==> flow/design.v <==
`timescale 1ns / 1ps
module PEv3(
    clk,
    rst, 
    in_en,
    data_horz,
    data_obli,
    data_vert,
    active,
    A,
    B,
    C,
    D,
    E,
    H,
    horz_out,
    obli_out,
    bypass_en,
    opsum
    );
    parameter iWIDTH = 16;
    parameter oWIDTH = 16;
    localparam M_WIDTH = oWIDTH;
    localparam A_WIDTH = oWIDTH;
    input clk, rst, active, in_en, A, B, C, D, E, H;
    input [iWIDTH-1:0] data_horz, data_obli;
    input [A_WIDTH-1:0] data_vert;
    output logic [A_WIDTH-1:0] opsum;
    output logic [iWIDTH-1:0] horz_out, obli_out;
    output logic bypass_en;
    logic [iWIDTH-1:0] data_a_reg;
    always@(posedge clk) begin
        if (rst == 0) begin
            data_a_reg <= 0;
        end
        else if (A_mux && in_en) begin
            data_a_reg <= data_horz;
        end
        else begin
            data_a_reg <= 0;
        end
    end
    logic [iWIDTH-1:0] data_b_reg;
    always@(posedge clk) begin
        if (rst == 0) begin
            data_b_reg <= 0;
        end
        else if (B_mux && in_en) begin
            data_b_reg <= (H_mux)? data_vert[iWIDTH-1:0]: data_obli;
        end 
        else begin
            data_b_reg <= 0;
        end
    end
    reg [M_WIDTH-1:0] m_reg;
    always@(posedge clk) begin
        if (rst == 0) begin
            m_reg <= 0;
        end
        else begin
            m_reg <= data_a_reg * data_b_reg;
        end
    end
    logic [A_WIDTH-1:0] a_wire;
    always@(m_reg or psum_mux) begin
        a_wire <= m_reg + psum_mux;
    end
    reg [A_WIDTH-1:0] psum_reg;
    always@(posedge clk) begin
        if (rst == 0) begin
            psum_reg <= 0;
        end
        else begin
            psum_reg <= a_wire;
        end
    end
    logic [A_WIDTH-1:0] psum_mux;
    always@(psum_reg or C_mux) begin
        if (C_mux == 1) begin
            psum_mux <= psum_reg;
        end
        else begin
            psum_mux <= 0;
        end
    end
    logic [A_WIDTH-1:0] opsum_mux;
    always@(a_wire or data_vert_mux or D_mux) begin
        if (D_mux == 1) begin
            opsum_mux <= a_wire;
        end
        else begin
            opsum_mux <= data_vert_mux;
        end
    end
    always@(posedge clk) begin
        if (rst == 0) begin
            opsum <= 0;
        end
        else begin
         opsum <= opsum_mux;
        end
    end
    logic [A_WIDTH-1:0] data_vert_mux;
    always@(data_vert or E_mux) begin
        if (E_mux == 1) begin
            data_vert_mux <= data_vert;
        end
        else begin
            data_vert_mux <= 0;
        end
    end
    wire A_mux;
    assign A_mux = (active)? A:0;
    wire B_mux;
    assign B_mux = (active)? B:0;
    wire C_mux;
    assign C_mux = (active)? C:0;
    wire D_mux;
    assign D_mux = (active)? D:0;
    wire E_mux;
    assign E_mux = E;
    wire H_mux;
    assign H_mux = (active)? H:0;
    assign horz_out = data_a_reg;
    assign obli_out = data_b_reg;
    always@(posedge clk) begin
        bypass_en <= in_en;
    end
endmodule
`timescale 1ns / 1ps
module ACv2(
    clk,
    rst,
    ipsum,
    bn_param_in_en,
    bn_param_in,
    config_bits,
    in_en,
    F,
    data_out,
    data_out_en,
    bn_param_out,
    bn_param_out_en
    );
    parameter IN_WIDTH = 32;  
    parameter ACC_WIDTH = 35;  
    parameter BN_SCALE_WIDTH = 16;
    parameter BN_SHIFT_WIDTH = 16;
    localparam BN_PARAM_WIDTH = BN_SCALE_WIDTH + BN_SHIFT_WIDTH;  
    input logic clk, rst, in_en, F, bn_param_in_en;
    input [2:0] config_bits;
    input logic [IN_WIDTH-1:0] ipsum;
    input [BN_PARAM_WIDTH-1:0] bn_param_in;
    output [ACC_WIDTH-1:0] data_out;
    output logic [BN_PARAM_WIDTH-1:0] bn_param_out;
    output logic bn_param_out_en, data_out_en;
    logic [IN_WIDTH-1:0] ipsum_reg;
    always@(posedge clk) begin
        if (~rst) begin
            ipsum_reg <= 0;
        end
        else if (in_en) begin
            ipsum_reg <= ipsum;
        end
        else begin
            ipsum_reg <= 0;
        end
    end
    logic [ACC_WIDTH-1:0] add_node;
    logic [ACC_WIDTH-1:0] psum_reg;
    always@(posedge clk) begin
        if (~rst) begin
            psum_reg <= 0;
        end
        else begin
            psum_reg <= add_node;
        end
    end
    logic in_en_dly;
    always@(posedge clk) begin
        in_en_dly <= in_en;
    end
    logic [ACC_WIDTH-1:0] psum_mux;
    assign psum_mux = (config_bits[2] & in_en_dly)? psum_reg:0;
    assign add_node = ipsum_reg + psum_mux;
    logic [BN_PARAM_WIDTH-1:0] bn_param_reg;
    always@(posedge clk) begin
        if (~rst) begin
            bn_param_reg <= 0;
        end
        else if (bn_param_in_en) begin
            bn_param_reg <= bn_param_in;
        end
    end
    logic [BN_SCALE_WIDTH-1:0] bn_scale;
    assign bn_scale = bn_param_reg[BN_PARAM_WIDTH-1:BN_PARAM_WIDTH-BN_SCALE_WIDTH];
    logic [BN_SHIFT_WIDTH-1:0] bn_shift;
    assign bn_shift = bn_param_reg[BN_SCALE_WIDTH-1:0];
    logic [BN_SCALE_WIDTH+ACC_WIDTH-1:0] bn_scale_node;
    assign bn_scale_node = add_node * bn_scale;
    logic [BN_SCALE_WIDTH+ACC_WIDTH:0] be_shift_node;
    assign be_shift_node = bn_scale_node + bn_shift;
    logic [BN_SCALE_WIDTH+ACC_WIDTH:0] bn_mux;
    assign bn_mux = (config_bits[0])? be_shift_node: add_node;
    logic [BN_SCALE_WIDTH+ACC_WIDTH:0] relu_node;
    assign relu_node = ($signed(bn_mux) > $signed(0))? bn_mux: 0;
    logic [BN_SCALE_WIDTH+ACC_WIDTH:0] relu_mux;
    assign relu_mux = (config_bits[1])? relu_node: bn_mux;
    assign data_out = relu_mux;
    assign data_out_en = F;
    always@(posedge clk) begin
        bn_param_out_en <= bn_param_in_en;
    end
    always@(posedge clk) begin
        bn_param_out <= bn_param_in;
    end
endmodule
`timescale 1ns / 1ps
module SystolicBank_v2(
	clk,
	rst,
	in_en,
	conv_mm,
	isac,
	isrelu,
	isbn,
	active_1,
	active_2,
	active_3,
	data_in_horz_1,
	data_in_horz_2,
	data_in_horz_3,
	data_in_obli_1,
	data_in_obli_2,
	data_in_obli_3,
	data_in_obli_4,
	data_in_obli_5,
	data_in_obli_6,
	bn_param_in,
	bn_param_in_en,
	A_1,
	A_2,
	A_3,
	A_4,
	B_1,
	B_2,
	B_3,
	B_4,
	C_1,
	C_2,
	C_3,
	C_4,
	D_1,
	D_2,
	D_3,
	D_4,
	E_1,
	E_2,
	E_3,
	E_4,
	F_1,
	F_2,
	F_3,
	F_4,
	G_1,
	G_2,
	G_3,
	G_4,
	H_1,
	H_2,
	H_3,
	H_4,
	dout_en_1,
	dout_en_2,
	dout_en_3,
	dout_en_4,
	dout_1,
	dout_2,
	dout_3,
	dout_4
);
	parameter nCols = 4;
	parameter nRows = 3;
	parameter iWidth = 8;
	parameter oWidth = 8;
	localparam MODE_CONV = 0; localparam MODE_MM = 1;
	input clk, rst, in_en, conv_mm, isac, isrelu, isbn;
	input active_1;
	input active_2;
	input active_3;
	input [7:0] data_in_horz_1;
	input [7:0] data_in_horz_2;
	input [7:0] data_in_horz_3;
	input [7:0] data_in_obli_1;
	input [7:0] data_in_obli_2;
	input [7:0] data_in_obli_3;
	input [7:0] data_in_obli_4;
	input [7:0] data_in_obli_5;
	input [7:0] data_in_obli_6;
	input [15:0] bn_param_in;
	input bn_param_in_en;
	input A_1;
	input A_2;
	input A_3;
	input A_4;
	input B_1;
	input B_2;
	input B_3;
	input B_4;
	input C_1;
	input C_2;
	input C_3;
	input C_4;
	input D_1;
	input D_2;
	input D_3;
	input D_4;
	input E_1;
	input E_2;
	input E_3;
	input E_4;
	input F_1;
	input F_2;
	input F_3;
	input F_4;
	input G_1;
	input G_2;
	input G_3;
	input G_4;
	input H_1;
	input H_2;
	input H_3;
	input H_4;
	output [7:0] dout_1;
	output [7:0] dout_2;
	output [7:0] dout_3;
	output [7:0] dout_4;
	output dout_en_1;
	output dout_en_2;
	output dout_en_3;
	output dout_en_4;
	logic bypass_en_1_0;
	logic bypass_en_1_1;
	logic bypass_en_1_2;
	logic bypass_en_1_3;
	logic bypass_en_1_4;
	logic bypass_en_2_0;
	logic bypass_en_2_1;
	logic bypass_en_2_2;
	logic bypass_en_2_3;
	logic bypass_en_2_4;
	logic bypass_en_3_0;
	logic bypass_en_3_1;
	logic bypass_en_3_2;
	logic bypass_en_3_3;
	logic bypass_en_3_4;
	logic [7:0] data_in_vert_1_1;
	logic [7:0] data_in_vert_1_2;
	logic [7:0] data_in_vert_1_3;
	logic [7:0] data_in_vert_1_4;
	logic [7:0] data_in_vert_2_1;
	logic [7:0] data_in_vert_2_2;
	logic [7:0] data_in_vert_2_3;
	logic [7:0] data_in_vert_2_4;
	logic [7:0] data_in_vert_3_1;
	logic [7:0] data_in_vert_3_2;
	logic [7:0] data_in_vert_3_3;
	logic [7:0] data_in_vert_3_4;
	logic [7:0] data_in_vert_4_1;
	logic [7:0] data_in_vert_4_2;
	logic [7:0] data_in_vert_4_3;
	logic [7:0] data_in_vert_4_4;
	logic [7:0] data_in_horz_1_0;
	logic [7:0] data_in_horz_1_1;
	logic [7:0] data_in_horz_1_2;
	logic [7:0] data_in_horz_1_3;
	logic [7:0] data_in_horz_1_4;
	logic [7:0] data_in_horz_2_0;
	logic [7:0] data_in_horz_2_1;
	logic [7:0] data_in_horz_2_2;
	logic [7:0] data_in_horz_2_3;
	logic [7:0] data_in_horz_2_4;
	logic [7:0] data_in_horz_3_0;
	logic [7:0] data_in_horz_3_1;
	logic [7:0] data_in_horz_3_2;
	logic [7:0] data_in_horz_3_3;
	logic [7:0] data_in_horz_3_4;
	logic [7:0] data_in_horz_4_0;
	logic [7:0] data_in_horz_4_1;
	logic [7:0] data_in_horz_4_2;
	logic [7:0] data_in_horz_4_3;
	logic [7:0] data_in_horz_4_4;
	logic [7:0] data_in_obli_1_0;
	logic [7:0] data_in_obli_1_1;
	logic [7:0] data_in_obli_1_2;
	logic [7:0] data_in_obli_1_3;
	logic [7:0] data_in_obli_1_4;
	logic [7:0] data_in_obli_2_0;
	logic [7:0] data_in_obli_2_1;
	logic [7:0] data_in_obli_2_2;
	logic [7:0] data_in_obli_2_3;
	logic [7:0] data_in_obli_2_4;
	logic [7:0] data_in_obli_3_0;
	logic [7:0] data_in_obli_3_1;
	logic [7:0] data_in_obli_3_2;
	logic [7:0] data_in_obli_3_3;
	logic [7:0] data_in_obli_3_4;
	logic [7:0] data_in_obli_4_0;
	logic [7:0] data_in_obli_4_1;
	logic [7:0] data_in_obli_4_2;
	logic [7:0] data_in_obli_4_3;
	logic [7:0] data_in_obli_4_4;
	logic [15:0] bn_param_out_1;
	logic [15:0] bn_param_out_2;
	logic [15:0] bn_param_out_3;
	logic [15:0] bn_param_out_4;
	logic bn_param_out_en_1;
	logic bn_param_out_en_2;
	logic bn_param_out_en_3;
	logic bn_param_out_en_4;
	assign data_in_vert_4_1 = (conv_mm == MODE_CONV)? 0: data_in_obli_3;
	assign data_in_vert_4_2 = (conv_mm == MODE_CONV)? 0: data_in_obli_4;
	assign data_in_vert_4_3 = (conv_mm == MODE_CONV)? 0: data_in_obli_5;
	assign data_in_vert_4_4 = (conv_mm == MODE_CONV)? 0: data_in_obli_6;
	assign bypass_en_1_0 = in_en;
	assign bypass_en_2_0 = in_en;
	assign bypass_en_3_0 = in_en;
	assign data_in_horz_1_0 = data_in_horz_1;
	assign data_in_horz_2_0 = data_in_horz_2;
	assign data_in_horz_3_0 = data_in_horz_3;
	assign data_in_obli_2_0 = (conv_mm == MODE_CONV)? data_in_obli_1: 0;
	assign data_in_obli_3_0 = (conv_mm == MODE_CONV)? data_in_obli_2: 0;
	assign data_in_obli_4_0 = (conv_mm == MODE_CONV)? data_in_obli_3: 0;
	assign data_in_obli_4_1 = (conv_mm == MODE_CONV)? data_in_obli_4: 0;
	assign data_in_obli_4_2 = (conv_mm == MODE_CONV)? data_in_obli_5: 0;
	assign data_in_obli_4_3 = (conv_mm == MODE_CONV)? data_in_obli_6: 0;
	PEv3 # (.iWIDTH(iWidth), .oWIDTH(oWidth)) p_1_1(.clk(clk), .rst(rst), .in_en(bypass_en_1_0), .data_vert(data_in_vert_2_1), .active(active_1), .data_horz(data_in_horz_1_0), .data_obli(data_in_obli_2_0), .A(A_1), .B(B_1), .C(C_1), .D(D_1), .E(E_1), .H(H_1), .horz_out(data_in_horz_1_1), .obli_out(data_in_obli_1_1), .bypass_en(bypass_en_1_1), .opsum(data_in_vert_1_1));
	PEv3 # (.iWIDTH(iWidth), .oWIDTH(oWidth)) p_1_2(.clk(clk), .rst(rst), .in_en(bypass_en_1_1), .data_vert(data_in_vert_2_2), .active(active_1), .data_horz(data_in_horz_1_1), .data_obli(data_in_obli_2_1), .A(A_2), .B(B_2), .C(C_2), .D(D_2), .E(E_2), .H(H_2), .horz_out(data_in_horz_1_2), .obli_out(data_in_obli_1_2), .bypass_en(bypass_en_1_2), .opsum(data_in_vert_1_2));
	PEv3 # (.iWIDTH(iWidth), .oWIDTH(oWidth)) p_1_3(.clk(clk), .rst(rst), .in_en(bypass_en_1_2), .data_vert(data_in_vert_2_3), .active(active_1), .data_horz(data_in_horz_1_2), .data_obli(data_in_obli_2_2), .A(A_3), .B(B_3), .C(C_3), .D(D_3), .E(E_3), .H(H_3), .horz_out(data_in_horz_1_3), .obli_out(data_in_obli_1_3), .bypass_en(bypass_en_1_3), .opsum(data_in_vert_1_3));
	PEv3 # (.iWIDTH(iWidth), .oWIDTH(oWidth)) p_1_4(.clk(clk), .rst(rst), .in_en(bypass_en_1_3), .data_vert(data_in_vert_2_4), .active(active_1), .data_horz(data_in_horz_1_3), .data_obli(data_in_obli_2_3), .A(A_4), .B(B_4), .C(C_4), .D(D_4), .E(E_4), .H(H_4), .horz_out(data_in_horz_1_4), .obli_out(data_in_obli_1_4), .bypass_en(bypass_en_1_4), .opsum(data_in_vert_1_4));
	PEv3 # (.iWIDTH(iWidth), .oWIDTH(oWidth)) p_2_1(.clk(clk), .rst(rst), .in_en(bypass_en_2_0), .data_vert(data_in_vert_3_1), .active(active_2), .data_horz(data_in_horz_2_0), .data_obli(data_in_obli_3_0), .A(A_1), .B(B_1), .C(C_1), .D(D_1), .E(E_1), .H(H_1), .horz_out(data_in_horz_2_1), .obli_out(data_in_obli_2_1), .bypass_en(bypass_en_2_1), .opsum(data_in_vert_2_1));
	PEv3 # (.iWIDTH(iWidth), .oWIDTH(oWidth)) p_2_2(.clk(clk), .rst(rst), .in_en(bypass_en_2_1), .data_vert(data_in_vert_3_2), .active(active_2), .data_horz(data_in_horz_2_1), .data_obli(data_in_obli_3_1), .A(A_2), .B(B_2), .C(C_2), .D(D_2), .E(E_2), .H(H_2), .horz_out(data_in_horz_2_2), .obli_out(data_in_obli_2_2), .bypass_en(bypass_en_2_2), .opsum(data_in_vert_2_2));
	PEv3 # (.iWIDTH(iWidth), .oWIDTH(oWidth)) p_2_3(.clk(clk), .rst(rst), .in_en(bypass_en_2_2), .data_vert(data_in_vert_3_3), .active(active_2), .data_horz(data_in_horz_2_2), .data_obli(data_in_obli_3_2), .A(A_3), .B(B_3), .C(C_3), .D(D_3), .E(E_3), .H(H_3), .horz_out(data_in_horz_2_3), .obli_out(data_in_obli_2_3), .bypass_en(bypass_en_2_3), .opsum(data_in_vert_2_3));
	PEv3 # (.iWIDTH(iWidth), .oWIDTH(oWidth)) p_2_4(.clk(clk), .rst(rst), .in_en(bypass_en_2_3), .data_vert(data_in_vert_3_4), .active(active_2), .data_horz(data_in_horz_2_3), .data_obli(data_in_obli_3_3), .A(A_4), .B(B_4), .C(C_4), .D(D_4), .E(E_4), .H(H_4), .horz_out(data_in_horz_2_4), .obli_out(data_in_obli_2_4), .bypass_en(bypass_en_2_4), .opsum(data_in_vert_2_4));
	PEv3 # (.iWIDTH(iWidth), .oWIDTH(oWidth)) p_3_1(.clk(clk), .rst(rst), .in_en(bypass_en_3_0), .data_vert(data_in_vert_4_1), .active(active_3), .data_horz(data_in_horz_3_0), .data_obli(data_in_obli_4_0), .A(A_1), .B(B_1), .C(C_1), .D(D_1), .E(E_1), .H(H_1), .horz_out(data_in_horz_3_1), .obli_out(data_in_obli_3_1), .bypass_en(bypass_en_3_1), .opsum(data_in_vert_3_1));
	PEv3 # (.iWIDTH(iWidth), .oWIDTH(oWidth)) p_3_2(.clk(clk), .rst(rst), .in_en(bypass_en_3_1), .data_vert(data_in_vert_4_2), .active(active_3), .data_horz(data_in_horz_3_1), .data_obli(data_in_obli_4_1), .A(A_2), .B(B_2), .C(C_2), .D(D_2), .E(E_2), .H(H_2), .horz_out(data_in_horz_3_2), .obli_out(data_in_obli_3_2), .bypass_en(bypass_en_3_2), .opsum(data_in_vert_3_2));
	PEv3 # (.iWIDTH(iWidth), .oWIDTH(oWidth)) p_3_3(.clk(clk), .rst(rst), .in_en(bypass_en_3_2), .data_vert(data_in_vert_4_3), .active(active_3), .data_horz(data_in_horz_3_2), .data_obli(data_in_obli_4_2), .A(A_3), .B(B_3), .C(C_3), .D(D_3), .E(E_3), .H(H_3), .horz_out(data_in_horz_3_3), .obli_out(data_in_obli_3_3), .bypass_en(bypass_en_3_3), .opsum(data_in_vert_3_3));
	PEv3 # (.iWIDTH(iWidth), .oWIDTH(oWidth)) p_3_4(.clk(clk), .rst(rst), .in_en(bypass_en_3_3), .data_vert(data_in_vert_4_4), .active(active_3), .data_horz(data_in_horz_3_3), .data_obli(data_in_obli_4_3), .A(A_4), .B(B_4), .C(C_4), .D(D_4), .E(E_4), .H(H_4), .horz_out(data_in_horz_3_4), .obli_out(data_in_obli_3_4), .bypass_en(bypass_en_3_4), .opsum(data_in_vert_3_4));
	ACv2 # (.IN_WIDTH(oWidth), .ACC_WIDTH(oWidth), .BN_SCALE_WIDTH(oWidth), .BN_SHIFT_WIDTH(oWidth)) ac_1(.clk(clk), .rst(rst), .config_bits({isac, isrelu, isbn}), .in_en(G_1), .ipsum(data_in_vert_1_1), .F(F_1), .bn_param_in_en(bn_param_in_en), .bn_param_in(bn_param_in), .bn_param_out(bn_param_out_1), .bn_param_out_en(bn_param_out_en_1), .data_out_en(dout_en_1), .data_out(dout_1));
	ACv2 # (.IN_WIDTH(oWidth), .ACC_WIDTH(oWidth), .BN_SCALE_WIDTH(oWidth), .BN_SHIFT_WIDTH(oWidth)) ac_2(.clk(clk), .rst(rst), .config_bits({isac, isrelu, isbn}), .in_en(G_2), .ipsum(data_in_vert_1_2), .F(F_2), .bn_param_in_en(bn_param_out_en_1), .bn_param_in(bn_param_out_1), .bn_param_out(bn_param_out_2), .bn_param_out_en(bn_param_out_en_2), .data_out_en(dout_en_2), .data_out(dout_2));
	ACv2 # (.IN_WIDTH(oWidth), .ACC_WIDTH(oWidth), .BN_SCALE_WIDTH(oWidth), .BN_SHIFT_WIDTH(oWidth)) ac_3(.clk(clk), .rst(rst), .config_bits({isac, isrelu, isbn}), .in_en(G_3), .ipsum(data_in_vert_1_3), .F(F_3), .bn_param_in_en(bn_param_out_en_2), .bn_param_in(bn_param_out_2), .bn_param_out(bn_param_out_3), .bn_param_out_en(bn_param_out_en_3), .data_out_en(dout_en_3), .data_out(dout_3));
	ACv2 # (.IN_WIDTH(oWidth), .ACC_WIDTH(oWidth), .BN_SCALE_WIDTH(oWidth), .BN_SHIFT_WIDTH(oWidth)) ac_4(.clk(clk), .rst(rst), .config_bits({isac, isrelu, isbn}), .in_en(G_4), .ipsum(data_in_vert_1_4), .F(F_4), .bn_param_in_en(bn_param_out_en_3), .bn_param_in(bn_param_out_3), .bn_param_out(bn_param_out_4), .bn_param_out_en(bn_param_out_en_4), .data_out_en(dout_en_4), .data_out(dout_4));
endmodule
`timescale 1ns / 1ps
module DFSMv2(
    clk,
    rst,
    start,
    config_bits,
    in_en,
    start_out,
    in_en_bypass,
    A, B, C, D, E, F, G, H
    );
    parameter MAX_nPERIOD = 8;
    parameter MAX_nLMAC = 3*512*8;
    parameter MAX_nSHFT = 192;
    localparam CONF_REG_LEN = $clog2(MAX_nPERIOD) + $clog2(MAX_nLMAC) + $clog2(MAX_nSHFT);
    localparam MAC_CNT_WIDTH = (MAX_nLMAC > MAX_nSHFT)? MAX_nLMAC:MAX_nSHFT;
    input clk, rst, start, in_en;
    input [CONF_REG_LEN:0] config_bits;
    output logic start_out, in_en_bypass, A, B, C, D, E, F, G, H;
    localparam S0 = 0; localparam S1 = 1; localparam S2 = 2; localparam S0p = 3;
    localparam mdCONV = 0; localparam mdMM = 1;
    logic mode;
    assign mode = config_bits[CONF_REG_LEN];
    logic [$clog2(MAX_nPERIOD)-1:0] config_nPeriod;
    assign config_nPeriod = config_bits[CONF_REG_LEN-1:CONF_REG_LEN-$clog2(MAX_nPERIOD)];
    logic [$clog2(MAX_nLMAC)-1:0] config_nLMAC;
    assign config_nLMAC = config_bits[CONF_REG_LEN-$clog2(MAX_nPERIOD)-1:CONF_REG_LEN-$clog2(MAX_nPERIOD)-$clog2(MAX_nLMAC)];
    logic [$clog2(MAX_nSHFT)-1:0] config_nSHFT;
    assign config_nSHFT = config_bits[CONF_REG_LEN-$clog2(MAX_nPERIOD)-$clog2(MAX_nLMAC)-1:0];
    reg [1:0] state;
    always@(posedge clk) begin
        if (rst == 0) begin
            state <= S0;
        end
        else begin
            case (state)
                S0: begin
                        if (start) begin
                            state <= S0p;
                        end
                    end
                S0p: begin
                        if (in_en) begin
                            state <= S1;
                        end
                     end
                S1: begin
                        if (!(mac_count < config_nLMAC-1)) begin
                            state <= S2;
                        end 
                        else begin
                            if (~in_en) begin
                                state <= S0p;
                            end
                        end
                    end
                S2: begin
                        if (!(mac_count < config_nSHFT-1)) begin
                            if (period_count < config_nPeriod-1) begin
                                state <= (in_en)? S1:S0p;
                            end
                            else begin
                                state <= S0;
                            end
                        end
                    end
            endcase
        end
    end
    reg [$clog2(MAC_CNT_WIDTH)-1:0] mac_count;
    always@(posedge clk) begin
        if (~rst) begin
            mac_count <= 0;
        end
        else begin
            if (state == S1) begin
                if (mac_count < config_nLMAC-1) begin
                    mac_count <= mac_count + 1;
                end
                else begin
                    mac_count <= 0;
                end
            end
            else if (state == S2) begin
                if (mac_count < config_nSHFT-1) begin
                    mac_count <= mac_count + 1;
                end
                else begin
                    mac_count <= 0;
                end
            end
            else if (state == S0p) begin
                mac_count <= mac_count;
            end
            else begin
                mac_count <= 0;
            end
        end
    end
    reg [$clog2(MAX_nPERIOD)-1:0] period_count;
    always@(posedge clk) begin
        if (rst == 0) begin
            period_count <= 0;
        end
        else if (state == S0) begin
            period_count <= 0;
        end
        else if (state == S2 && (!(mac_count == MAX_nSHFT-1))) begin
            if (period_count < config_nPeriod-1) begin
                period_count <= period_count + 1;
            end
            else begin
                period_count <= 0;
            end
        end
    end
    always@(state) begin
        if (state == S1) begin
            A = 1;
        end
        else begin
            A = 0;
        end
    end
    always@(state) begin
        if (state == S1 || state == S0p) begin
            B = 1;
        end
        else begin
            B = 0;
        end
    end
    always@(posedge clk) begin
        if (state == S1 || state == S0p) begin
            C <= 1;
        end
        else begin
            C <= 0;
        end
    end
    always@(posedge clk) begin
        if (state == S1) begin
            D <= 1;
        end
        else begin
            D <= 0;
        end
    end
    always@(posedge clk) begin
        if (state == S2) begin
            E <= 1;
        end
        else begin
            E <= 0;
        end
    end
    reg [MAX_nSHFT-1:0] F_dly;
    always@(posedge clk) begin
        if (rst == 0) begin
            F_dly <= 0;
        end
        else if (state == S2 && mac_count == 0) begin
            F_dly <= {F_dly[MAX_nSHFT-2:0], 1'b1};
        end
        else begin
            F_dly <= {F_dly[MAX_nSHFT-2:0], 1'b0};
        end
    end
    always@(posedge clk) begin
        if (rst == 0) begin
            F <= 0;
        end
        else begin
            F <= F_dly[config_nSHFT-1];
        end
    end
    always@(posedge clk) begin
        G <= (state == S2)? 1:0;
    end
    always@(posedge clk) begin
        H <= (mode == mdMM && state == S1)? 1: 0;
    end
    always@(posedge clk) begin
        in_en_bypass <= in_en;
    end
    always@(posedge clk) begin
        start_out <= start;
    end
endmodule
`timescale 1ns / 1ps
module DFSMv3(
    clk,
    rst,
    start,
    config_bits,
    all_data_rdy,
    in_en,
    start_out,
    in_en_bypass,
    data_preread,
    A, B, C, D, E, F, G, H
    );
    parameter MAX_nPERIOD = 8;
    parameter MAX_nLMAC = 3*512*8;
    parameter MAX_nSHFT = 192;
    localparam CONF_REG_LEN = $clog2(MAX_nPERIOD) + $clog2(MAX_nLMAC) + $clog2(MAX_nSHFT);
    localparam MAC_CNT_WIDTH = (MAX_nLMAC > MAX_nSHFT)? MAX_nLMAC:MAX_nSHFT;
    input clk, rst, start, all_data_rdy, in_en;
    input [CONF_REG_LEN:0] config_bits;
    output logic start_out, in_en_bypass, data_preread, A, B, C, D, E, F, G, H;
    localparam S0 = 0; localparam S1 = 1; localparam S2 = 2; localparam S0p = 3;
    localparam mdCONV = 0; localparam mdMM = 1;
    logic mode;
    assign mode = config_bits[CONF_REG_LEN];
    logic [$clog2(MAX_nPERIOD)-1:0] config_nPeriod;
    assign config_nPeriod = config_bits[CONF_REG_LEN-1:CONF_REG_LEN-$clog2(MAX_nPERIOD)];
    logic [$clog2(MAX_nLMAC)-1:0] config_nLMAC;
    assign config_nLMAC = config_bits[CONF_REG_LEN-$clog2(MAX_nPERIOD)-1:CONF_REG_LEN-$clog2(MAX_nPERIOD)-$clog2(MAX_nLMAC)];
    logic [$clog2(MAX_nSHFT)-1:0] config_nSHFT;
    assign config_nSHFT = config_bits[CONF_REG_LEN-$clog2(MAX_nPERIOD)-$clog2(MAX_nLMAC)-1:0];
    reg [1:0] state;
    always@(posedge clk) begin
        if (rst == 0) begin
            state <= S0;
        end
        else begin
            case (state)
                S0: begin
                        if (start) begin
                            state <= S0p;
                        end
                    end
                S0p: begin
                        if (all_data_rdy) begin
                            state <= S1;
                        end
                     end
                S1: begin
                        if (!(mac_count < config_nLMAC-1)) begin
                            state <= S2;
                        end 
                        else begin
                            if (~all_data_rdy) begin
                                state <= S0p;
                            end
                        end
                    end
                S2: begin
                        if (!(mac_count < config_nSHFT-1)) begin
                            if (period_count < config_nPeriod-1) begin
                                state <= (all_data_rdy)? S1:S0p;
                            end
                            else begin
                                state <= S0;
                            end
                        end
                    end
            endcase
        end
    end
    reg [$clog2(MAC_CNT_WIDTH)-1:0] mac_count;
    always@(posedge clk) begin
        if (~rst) begin
            mac_count <= 0;
        end
        else begin
            if (state == S1) begin
                if (mac_count < config_nLMAC-1) begin
                    mac_count <= mac_count + 1;
                end
                else begin
                    mac_count <= 0;
                end
            end
            else if (state == S2) begin
                if (mac_count < config_nSHFT-1) begin
                    mac_count <= mac_count + 1;
                end
                else begin
                    mac_count <= 0;
                end
            end
            else if (state == S0p) begin
                mac_count <= mac_count;
            end
            else begin
                mac_count <= 0;
            end
        end
    end
    reg [$clog2(MAX_nPERIOD)-1:0] period_count;
    always@(posedge clk) begin
        if (rst == 0) begin
            period_count <= 0;
        end
        else if (state == S0) begin
            period_count <= 0;
        end
        else if (state == S2 && (!(mac_count == MAX_nSHFT-1))) begin
            if (period_count < config_nPeriod-1) begin
                period_count <= period_count + 1;
            end
            else begin
                period_count <= 0;
            end
        end
    end
    logic A_dly;
    always@(posedge clk) begin
        if (state == S1) begin
            A_dly <= 1;
        end
        else begin
            A_dly <= 0;
        end
    end
    always@(posedge clk) begin
        A <= A_dly;
    end
    logic B_dly;
    always@(posedge clk) begin
        if (state == S1 || state == S0p) begin
            B_dly <= 1;
        end
        else begin
            B_dly <= 0;
        end
    end
    always@(posedge clk) begin
        B <= B_dly;
    end
    logic [1:0] C_dly;
    always@(posedge clk) begin
        if (state == S1 || state == S0p) begin
            C_dly <= {C_dly[0], 1'b1};
        end
        else begin
            C_dly <= {C_dly[0], 1'b0};
        end
    end
    always@(posedge clk) begin
        C <= C_dly[1];
    end
    logic [2:0] D_dly;
    always@(posedge clk) begin
        if (state == S1) begin
            D_dly <= {D_dly[1:0], 1'b1};
        end
        else begin
            D_dly <= {D_dly[1:0], 1'b0};
        end
    end
    always@(posedge clk) begin
        D <= D_dly[2];
    end
    logic [1:0] E_dly;
    always@(posedge clk) begin
        E_dly <= (state == S2)? {E_dly[0], 1'b1} : {E_dly[0], 1'b0}; 
    end
    always@(posedge clk) begin
        E <= E_dly[1];
    end
    reg [MAX_nSHFT+1:0] F_dly;
    always@(posedge clk) begin
        if (rst == 0) begin
            F_dly <= 0;
        end
        else if (state == S2 && mac_count == 0) begin
            F_dly <= {F_dly[MAX_nSHFT:0], 1'b1};
        end
        else begin
            F_dly <= {F_dly[MAX_nSHFT:0], 1'b0};
        end
    end
    always@(posedge clk) begin
        if (rst == 0) begin
            F <= 0;
        end
        else begin
            F <= F_dly[config_nSHFT+1];
        end
    end
    logic [1:0] G_dly;
    always@(posedge clk) begin
        G_dly <= (state == S2)? {G_dly[0], 1'b1}:{G_dly[0], 1'b0};
    end
    always@(posedge clk) begin
        G <= G_dly[1];
    end
    logic [1:0] H_dly;
    always@(posedge clk) begin
        H_dly <= (mode == mdMM && state == S1)? {H_dly[0], 1'b1}: {H_dly[0], 1'b0};
    end
    always@(posedge clk) begin
        H <= H_dly[1];
    end
    always@(posedge clk) begin
        in_en_bypass <= in_en;
    end
    always@(posedge clk) begin
        start_out <= start;
    end
    assign data_preread = (state == S1)? 1: 0;
endmodule
module SystolicCore(
	input clk,
	input rst,
	input start,
	input mode_conv_mm,
	input isac,
	input isrelu,
	input isbn,
	input [22:0] dfsm_config,
	input all_data_rdy,
	input pe_config_1_1,
	input pe_config_1_2,
	input pe_config_1_3,
	input pe_config_2_1,
	input pe_config_2_2,
	input pe_config_2_3,
	input [7:0] data_horz_1_1,
	input [7:0] data_horz_1_2,
	input [7:0] data_horz_1_3,
	input [7:0] data_horz_2_1,
	input [7:0] data_horz_2_2,
	input [7:0] data_horz_2_3,
	input [7:0] data_obli_1,
	input [7:0] data_obli_2,
	input [7:0] data_obli_3,
	input [7:0] data_obli_4,
	input [7:0] data_obli_5,
	input [7:0] data_obli_6,
	input [15:0] data_bn_1,
	input [15:0] data_bn_2,
	input data_bn_en,
	output data_preread,
	output [7:0] dout_1_1,
	output [7:0] dout_1_2,
	output [7:0] dout_1_3,
	output [7:0] dout_1_4,
	output [7:0] dout_2_1,
	output [7:0] dout_2_2,
	output [7:0] dout_2_3,
	output [7:0] dout_2_4,
	output dout_en_1_1,
	output dout_en_1_2,
	output dout_en_1_3,
	output dout_en_1_4,
	output dout_en_2_1,
	output dout_en_2_2,
	output dout_en_2_3,
	output dout_en_2_4
);
	parameter nCols = 4;
	parameter nRows = 3;
	parameter iWidth = 8;
	parameter oWidth = 8;
	parameter DFSM_MAX_nPERIOD = 512;
	parameter DFSM_MAX_nLMAC = 3072;
	parameter DFSM_MAX_nSHFT = 3;
	logic A_1, A_2, A_3, A_4;
	logic B_1, B_2, B_3, B_4;
	logic C_1, C_2, C_3, C_4;
	logic D_1, D_2, D_3, D_4;
	logic E_1, E_2, E_3, E_4;
	logic F_1, F_2, F_3, F_4;
	logic G_1, G_2, G_3, G_4;
	logic H_1, H_2, H_3, H_4;
	logic dfsm_data_en_1, dfsm_data_en_2, dfsm_data_en_3, dfsm_data_en_4;
	logic start_bypass_1, start_bypass_2, start_bypass_3, start_bypass_4;
	logic array_data_en;
	always@(posedge clk) begin
		if (~rst) begin
			array_data_en <= 0;
		end
		else begin
			array_data_en <= data_preread;
		end
	end
	SystolicBank_v2 # (.iWidth(iWidth), .oWidth(oWidth), .nRows(nRows), .nCols(nCols)) bank_1(.clk(clk), .rst(rst), .in_en(array_data_en), .conv_mm(mode_conv_mm), .isac(isac), .isrelu(isrelu), .isbn(isbn), .bn_param_in_en(data_bn_en), .bn_param_in(data_bn_1), .active_1(pe_config_1_1), .active_2(pe_config_1_2), .active_3(pe_config_1_3), .data_in_horz_1(data_horz_1_1), .data_in_horz_2(data_horz_1_2), .data_in_horz_3(data_horz_1_3), .data_in_obli_1(data_obli_1), .data_in_obli_2(data_obli_2), .data_in_obli_3(data_obli_3), .data_in_obli_4(data_obli_4), .data_in_obli_5(data_obli_5), .data_in_obli_6(data_obli_6), .A_1(A_1), .A_2(A_2), .A_3(A_3), .A_4(A_4), .B_1(B_1), .B_2(B_2), .B_3(B_3), .B_4(B_4), .C_1(C_1), .C_2(C_2), .C_3(C_3), .C_4(C_4), .D_1(D_1), .D_2(D_2), .D_3(D_3), .D_4(D_4), .E_1(E_1), .E_2(E_2), .E_3(E_3), .E_4(E_4), .F_1(F_1), .F_2(F_2), .F_3(F_3), .F_4(F_4), .G_1(G_1), .G_2(G_2), .G_3(G_3), .G_4(G_4), .H_1(H_1), .H_2(H_2), .H_3(H_3), .H_4(H_4), .dout_en_1(dout_en_1_1), .dout_en_2(dout_en_1_2), .dout_en_3(dout_en_1_3), .dout_en_4(dout_en_1_4), .dout_1(dout_1_1), .dout_2(dout_1_2), .dout_3(dout_1_3), .dout_4(dout_1_4));
	SystolicBank_v2 # (.iWidth(iWidth), .oWidth(oWidth), .nRows(nRows), .nCols(nCols)) bank_2(.clk(clk), .rst(rst), .in_en(array_data_en), .conv_mm(mode_conv_mm), .isac(isac), .isrelu(isrelu), .isbn(isbn), .bn_param_in_en(data_bn_en), .bn_param_in(data_bn_2), .active_1(pe_config_2_1), .active_2(pe_config_2_2), .active_3(pe_config_2_3), .data_in_horz_1(data_horz_2_1), .data_in_horz_2(data_horz_2_2), .data_in_horz_3(data_horz_2_3), .data_in_obli_1(data_obli_1), .data_in_obli_2(data_obli_2), .data_in_obli_3(data_obli_3), .data_in_obli_4(data_obli_4), .data_in_obli_5(data_obli_5), .data_in_obli_6(data_obli_6), .A_1(A_1), .A_2(A_2), .A_3(A_3), .A_4(A_4), .B_1(B_1), .B_2(B_2), .B_3(B_3), .B_4(B_4), .C_1(C_1), .C_2(C_2), .C_3(C_3), .C_4(C_4), .D_1(D_1), .D_2(D_2), .D_3(D_3), .D_4(D_4), .E_1(E_1), .E_2(E_2), .E_3(E_3), .E_4(E_4), .F_1(F_1), .F_2(F_2), .F_3(F_3), .F_4(F_4), .G_1(G_1), .G_2(G_2), .G_3(G_3), .G_4(G_4), .H_1(H_1), .H_2(H_2), .H_3(H_3), .H_4(H_4), .dout_en_1(dout_en_2_1), .dout_en_2(dout_en_2_2), .dout_en_3(dout_en_2_3), .dout_en_4(dout_en_2_4), .dout_1(dout_2_1), .dout_2(dout_2_2), .dout_3(dout_2_3), .dout_4(dout_2_4));
	DFSMv3 # (.MAX_nPERIOD(DFSM_MAX_nPERIOD), .MAX_nLMAC(DFSM_MAX_nLMAC), .MAX_nSHFT(DFSM_MAX_nSHFT)) fsm_1(.clk(clk), .rst(rst), .config_bits({mode_conv_mm, dfsm_config}), .all_data_rdy(all_data_rdy), .in_en(array_data_en), .start(start), .data_preread(data_preread), .in_en_bypass(dfsm_data_en_1), .start_out(start_bypass_1), .A(A_1), .B(B_1), .C(C_1), .D(D_1), .E(E_1), .F(F_1), .G(G_1), .H(H_1));
	DFSMv2 # (.MAX_nPERIOD(DFSM_MAX_nPERIOD), .MAX_nLMAC(DFSM_MAX_nLMAC), .MAX_nSHFT(DFSM_MAX_nSHFT)) fsm_2(.clk(clk), .rst(rst), .config_bits({mode_conv_mm, dfsm_config}), .in_en(dfsm_data_en_1), .start(start_bypass_1), .in_en_bypass(dfsm_data_en_2), .start_out(start_bypass_2), .A(A_2), .B(B_2), .C(C_2), .D(D_2), .E(E_2), .F(F_2), .G(G_2), .H(H_2));
	DFSMv2 # (.MAX_nPERIOD(DFSM_MAX_nPERIOD), .MAX_nLMAC(DFSM_MAX_nLMAC), .MAX_nSHFT(DFSM_MAX_nSHFT)) fsm_3(.clk(clk), .rst(rst), .config_bits({mode_conv_mm, dfsm_config}), .in_en(dfsm_data_en_2), .start(start_bypass_2), .in_en_bypass(dfsm_data_en_3), .start_out(start_bypass_3), .A(A_3), .B(B_3), .C(C_3), .D(D_3), .E(E_3), .F(F_3), .G(G_3), .H(H_3));
	DFSMv2 # (.MAX_nPERIOD(DFSM_MAX_nPERIOD), .MAX_nLMAC(DFSM_MAX_nLMAC), .MAX_nSHFT(DFSM_MAX_nSHFT)) fsm_4(.clk(clk), .rst(rst), .config_bits({mode_conv_mm, dfsm_config}), .in_en(dfsm_data_en_3), .start(start_bypass_3), .in_en_bypass(dfsm_data_en_4), .start_out(start_bypass_4), .A(A_4), .B(B_4), .C(C_4), .D(D_4), .E(E_4), .F(F_4), .G(G_4), .H(H_4));
endmodule
## Step by step through the tools: SystolicCore

The steps from the RTL of SystolicCore to its reports follow in flow order.
Lines are those of the file above, counted from 1.
Operators: Yosys type, input widths -> output width; for muxes data width and select width s.
Cell names lack the library's common part.
Not given: -

- Design top: SystolicCore
- Clock: clk
- Standard-cell library: sky130hd
- Library corner: tt_025C_1v80

## Elaborated design

Yosys after proc, flatten, opt, wreduce and memory -nomap, before mapping. Memory bits, and registers merged into a memory's read port (data or address), are not among the register bits. Print and check cells are not counted.

- Elaborated cells: 839
- Register bits after elaboration: 1471

- Order comparisons: 20
- Eq/ne operators: 36
- Shifts and indexed selects: 4
- Reductions and logical operators: 140
- Multipliers: 32
- Multiplexer cells: 337
- $add $sub $neg: 52
- Bitwise gates (word level): 5

Operators by type and width:

| kind | count |
|---|---|
| $mul 8x8->8 | 24 |
| $mul 8x8->16 | 8 |
| $mux 8 | 126 |
| $lt 12x32->1 | 8 |
| $add 8x8->8 | 32 |
| $mux 12 | 20 |
| $mux 1 | 147 |
| $add 16x8->17 | 8 |
| $gt 17x1->1 const B | 8 |
| $mux 17 | 8 |
| $lt 9x32->1 | 4 |
| $reduce_and 2->1 | 52 |
| $logic_and 1x1->1 | 60 |
| $mux 2 | 28 |
| $add 12x1->12 const B | 4 |
| $eq 12x2->1 const B | 4 |
| $logic_not 12->1 | 4 |
| $add 9x1->9 const B | 4 |
| $mux 9 | 4 |
| $pmux 2 s4 | 4 |
| $ne 2x2->1 const B | 12 |
| $reduce_and 5->1 | 4 |
| $eq 2x2->1 const B | 8 |
| $reduce_bool 4->1 | 4 |
| $sub 12x1->13 const B | 1 |
| $ne 3x1->1 const B | 4 |
| $ne 3x3->1 const B | 4 |
| $sub 9x1->10 const B | 1 |

Not listed: further kinds 11, cells in them 31.

## Logic depth

Longest topological path by Yosys (ltp), each cell counted once; first at word level (registers and memories cut), then after technology mapping (sequential cells cut; the memories' decode and read muxes count).

- Depth after elaboration: 9
- ABC_AREA: 0
- Gate-level depth with buffers: 28
- Gate-level depth less buffers: 26

## Mapped cells and area

The flow's flattened synthesis, as Yosys stat reports it; memories are mapped. The netlist is that of the ABC_AREA named above (0 if unset); the other value can give another one.
The area totals of this step are shown rounded.

- Synthesis area: 97000 sq um
- Cells in the netlist: 10668
- Flip-flop cells: 1469

Cells by type:

| cell type | count | area in all (sq um) |
|---|---|---|
| dfxtp_1 | 1469 | 2.94E+04 |
| fa_1 | 672 | 1.35E+04 |
| ha_1 | 1067 | 1.34E+04 |
| and2_1 | 1337 | 8.36E+03 |
| inv_1 | 1209 | 4.54E+03 |
| xnor2_1 | 475 | 4160.24 |
| nand2_1 | 964 | 3618.47 |
| nor2_1 | 769 | 2.89E+03 |
| a21oi_1 | 470 | 2.35E+03 |
| xor2_1 | 244 | 2137.05 |
| and3_1 | 296 | 1.85E+03 |
| mux2i_1 | 176 | 1761.69 |
| nand3_1 | 321 | 1.61E+03 |
| a21o_1 | 165 | 1.24E+03 |
| clkbuf_1 | 277 | 1.04E+03 |
| o21bai_1 | 60 | 450.432 |
| o21ai_0 | 88 | 440.422 |
| nor2b_1 | 63 | 394.128 |

Not listed: further types 64, cells in them 546.
The figures by module come from a second, unflattened synthesis with its own total; it is not the netlist above.

- Cells (unflattened synthesis): 11098
- Area total of the unflattened synthesis: 100000 sq um

Each row is one instance without its submodules.

By module:

| module | area (sq um) | cells | seq. area (sq um) | times used |
|---|---|---|---|---|
| PEv3 | 2400 | 270 | 820 | 24 |
| ACv2 | 4000 | 409 | 1000 | 8 |
| DFSMv2 | 2500 | 288 | 700 | 3 |
| DFSMv3 | 2800 | 304 | 920 | 1 |
| SystolicBank_v2 | 540 | 88 | 0.0 | 2 |
| SystolicCore | 26 | 2 | 20 | 1 |

## Path before layout

Path of least setup slack by OpenSTA after synthesis, without wires, with an ideal clock, recovery checks aside; 20% of the period is set as input and as output delay. Where synthesis merged equal registers, the netlist keeps one of their names.

- Path type: input port to output port
- Start point: in isac
- End point: out dout_1_3[0]
- Data required time: 9.600 ns
- Clock period: 12.0 ns
- Driving pins on the path: 27
- Output delay: 2.400 ns
- Arrival time: 8.680 ns
- Path slack: 0.920 ns
- Buffers on the path: 4
- Path delay: 6.280 ns
- Synthesis period reached: 11.08 ns

"path delay" = arrival - input delay + setup time.
At an output port there is no setup time.
"driving pins on the path" counts driving pins, that of a launching flip-flop among them; a cell with two outputs on the path counts twice.
"synthesis period reached" is the clock period less the worst setup slack; recovery checks do not enter. This is arithmetic on one report: input and output delays are still those of the set period (20% each).
The rows between start and end are the longest chain of elaborated cells between them; the timing report does not say that the signal goes this way. Where chains are equally long, one stands for them.
A line is the first line of the expression or statement that the cell stems from. Yosys adds cells for indexed reads and writes and turns some case tables into memories.

- Cells stage by stage: clkbuf_1 -> clkbuf_1 -> clkbuf_1 -> and3_1 -> ha_1 -> fa_1 -> a211oi_1 -> o21bai_1 -> a21oi_1 -> xnor2_1 -> clkbuf_1 -> and2_1 -> fa_1 -> fa_1 -> inv_1 -> fa_1 -> fa_1 -> inv_1 -> ha_1 -> o21ai_0 -> o21ai_0 -> a21oi_1 -> mux2_2 -> nor4_1 -> a41o_1 -> a31o_2 -> nor2_1
- Length of the longest elaborated chain: 9
- Elaborated cells on any way between the ends: 9
- Source lines of those cells: 7

RTL lines, path post-synthesis:

| item | RTL line | text |
|---|---|---|
| from (decl) | 863 | `input isac,` |
| $and 1x1->1 | 184 | `assign psum_mux = (config_bits[2] & in_en_dly)? psum_reg:0;` |
| $mux 8 | 184 |  |
| $add 8x8->8 | 185 | `assign add_node = ipsum_reg + psum_mux;` |
| $mul 8x8->16 | 200 | `assign bn_scale_node = add_node * bn_scale;` |
| $add 16x8->17 | 202 | `assign be_shift_node = bn_scale_node + bn_shift;` |
| $mux 17 | 204 | `assign bn_mux = (config_bits[0])? be_shift_node: add_node;` |
| $gt 17x1->1 | 206 | `assign relu_node = ($signed(bn_mux) > $signed(0))? bn_mux: 0;` |
| $mux 8 | 206 |  |
| $mux 8 | 208 | `assign relu_mux = (config_bits[1])? relu_node: bn_mux;` |
| to (decl) | 892 | `output [7:0] dout_1_3,` |

## Worst path after layout

Path of least setup slack in the final report of run 1 (OpenROAD, finished layout, wires in). Where an end is a register, its clock arrival counts in the times.

- Path type: input port to output port
- Start point: in isac
- End point: out dout_2_3[1]
- Path slack: 0.78 ns
- Clock period: 15.5 ns
- Output delay: 3.10 ns
- Driving pins on the path: 27
- Buffers on the path: 3
- Arrival time: 11.62 ns
- Data required time: 12.40 ns

The rows between start and end are the longest chain of elaborated cells between them; the timing report does not say that the signal goes this way. Where chains are equally long, one stands for them.

- Cells stage by stage: clkbuf_2 -> clkbuf_1 -> and3_1 -> ha_1 -> inv_1 -> fa_1 -> nor2b_1 -> o31a_1 -> mux2i_1 -> nand2_1 -> and2_1 -> fa_1 -> fa_1 -> fa_1 -> inv_1 -> fa_1 -> inv_1 -> ha_1 -> nand3_1 -> or4_4 -> nand2_1 -> o21a_1 -> o22ai_1 -> mux2i_1 -> a21o_2 -> nor2_1 -> clkdlybuf4s50_1
- Length of the longest elaborated chain: 9
- Elaborated cells on any way between the ends: 9
- Source lines of those cells: 7

RTL lines, path after layout:

| item | RTL line | text |
|---|---|---|
| from (decl) | 863 | `input isac,` |
| $and 1x1->1 | 184 | `assign psum_mux = (config_bits[2] & in_en_dly)? psum_reg:0;` |
| $mux 8 | 184 |  |
| $add 8x8->8 | 185 | `assign add_node = ipsum_reg + psum_mux;` |
| $mul 8x8->16 | 200 | `assign bn_scale_node = add_node * bn_scale;` |
| $add 16x8->17 | 202 | `assign be_shift_node = bn_scale_node + bn_shift;` |
| $mux 17 | 204 | `assign bn_mux = (config_bits[0])? be_shift_node: add_node;` |
| $gt 17x1->1 | 206 | `assign relu_node = ($signed(bn_mux) > $signed(0))? bn_mux: 0;` |
| $mux 8 | 206 |  |
| $mux 8 | 208 | `assign relu_mux = (config_bits[1])? relu_node: bn_mux;` |
| to (decl) | 896 | `output [7:0] dout_2_3,` |

Flow measurements of SystolicCore on sky130hd: 3 stored runs with different settings, listed in no order. Input and output delays are each 20% of the period that was set; the output load is 0.01 pF.
Measured values are rounded.

### Run 1

==> flow/run.sh <==
#!/bin/bash
# the make line also repeats the synthesis and layout settings of config.mk as NAME=value (left out here)
make -C /OpenROAD-flow-scripts/flow DESIGN_CONFIG=/design/flow/config.mk WORK_HOME=/design/flow/orfs CLKGATE_MAP_FILE= finish
==> flow/config.mk <==
export PLATFORM = sky130hd
export DESIGN_NAME = SystolicCore
export DESIGN_NICKNAME = SystolicCore
export VERILOG_FILES = /design/flow/design.v
export SDC_FILE = /design/flow/constraint.sdc
export NUM_CORES = 4
export LEC_CHECK = 0
export ABC_AREA = 0
export CAP_MARGIN = 10
export CELL_PAD_IN_SITES_GLOBAL_PLACEMENT = 2
export CORE_MARGIN = 2
export CORE_UTILIZATION = 17
export CTS_CLUSTER_SIZE = 24
export GPL_TIMING_DRIVEN = 0
export PLACE_DENSITY_LB_ADDON = 0.26
export SLEW_MARGIN = 20
export TNS_END_PERCENT = 35
==> flow/constraint.sdc <==
create_clock -name core_clock -period 15.5 [get_ports {clk}]
set_input_delay 3.1000 -clock core_clock [delete_from_list [all_inputs] [get_ports {clk}]]
set_output_delay 3.1000 -clock core_clock [all_outputs]
set_load 0.01 [all_outputs]

Results of run 1:
- Standard-cell area of the final layout: 120000 sq um
- Area of the synthesized netlist: 97000 sq um
- Worst hold slack after layout: 0.33 ns
- Die size: 580000 sq um
- Worst slack on setup checks: 0.78 ns
- Total negative slack: 0.000 ns

### Run 2

==> flow/run.sh <==
#!/bin/bash
# the make line also repeats the synthesis and layout settings of config.mk as NAME=value (left out here)
make -C /OpenROAD-flow-scripts/flow DESIGN_CONFIG=/design/flow/config.mk WORK_HOME=/design/flow/orfs CLKGATE_MAP_FILE= finish
==> flow/config.mk <==
export PLATFORM = sky130hd
export DESIGN_NAME = SystolicCore
export DESIGN_NICKNAME = SystolicCore
export VERILOG_FILES = /design/flow/design.v
export SDC_FILE = /design/flow/constraint.sdc
export NUM_CORES = 4
export LEC_CHECK = 0
export CAP_MARGIN = 30
export CORE_ASPECT_RATIO = 1.01
export CORE_MARGIN = 3
export CORE_UTILIZATION = 26
export GPL_ROUTABILITY_DRIVEN = 0
export HOLD_SLACK_MARGIN = 0.15
export MAX_ROUTING_LAYER = met4
export PLACE_DENSITY_LB_ADDON = 0.02
export SETUP_SLACK_MARGIN = 2.07
export SLEW_MARGIN = 30
==> flow/constraint.sdc <==
create_clock -name core_clock -period 10.5 [get_ports {clk}]
set_input_delay 2.1000 -clock core_clock [delete_from_list [all_inputs] [get_ports {clk}]]
set_output_delay 2.1000 -clock core_clock [all_outputs]
set_load 0.01 [all_outputs]

Results of run 2:
- Total negative slack: 0.000 ns
- Area of the synthesized netlist: 97000 sq um
- Worst hold slack after layout: 0.32 ns
- Die size: 380000 sq um
- Standard-cell area of the final layout: 120000 sq um
- Worst slack on setup checks: 0.30 ns

### Run 3

==> flow/run.sh <==
#!/bin/bash
# the make line also repeats the synthesis and layout settings of config.mk as NAME=value (left out here)
make -C /OpenROAD-flow-scripts/flow DESIGN_CONFIG=/design/flow/config.mk WORK_HOME=/design/flow/orfs CLKGATE_MAP_FILE= finish
==> flow/config.mk <==
export PLATFORM = sky130hd
export DESIGN_NAME = SystolicCore
export DESIGN_NICKNAME = SystolicCore
export VERILOG_FILES = /design/flow/design.v
export SDC_FILE = /design/flow/constraint.sdc
export NUM_CORES = 4
export LEC_CHECK = 0
export CAP_MARGIN = 30
export CORE_MARGIN = 2
export CORE_UTILIZATION = 26
export GPL_ROUTABILITY_DRIVEN = 1
export HOLD_SLACK_MARGIN = 0.29
export MAX_ROUTING_LAYER = met4
export PLACE_DENSITY_LB_ADDON = 0.02
export SETUP_SLACK_MARGIN = 2.07
export SLEW_MARGIN = 20
==> flow/constraint.sdc <==
create_clock -name core_clock -period 12.9 [get_ports {clk}]
set_input_delay 2.5800 -clock core_clock [delete_from_list [all_inputs] [get_ports {clk}]]
set_output_delay 2.5800 -clock core_clock [all_outputs]
set_load 0.01 [all_outputs]

Results of run 3:
- Worst slack on setup checks: 1.5 ns
- Worst hold slack after layout: 0.32 ns
- Standard-cell area of the final layout: 120000 sq um
- Die size: 380000 sq um
- Total negative slack: 0.000 ns
- Area of the synthesized netlist: 97000 sq um
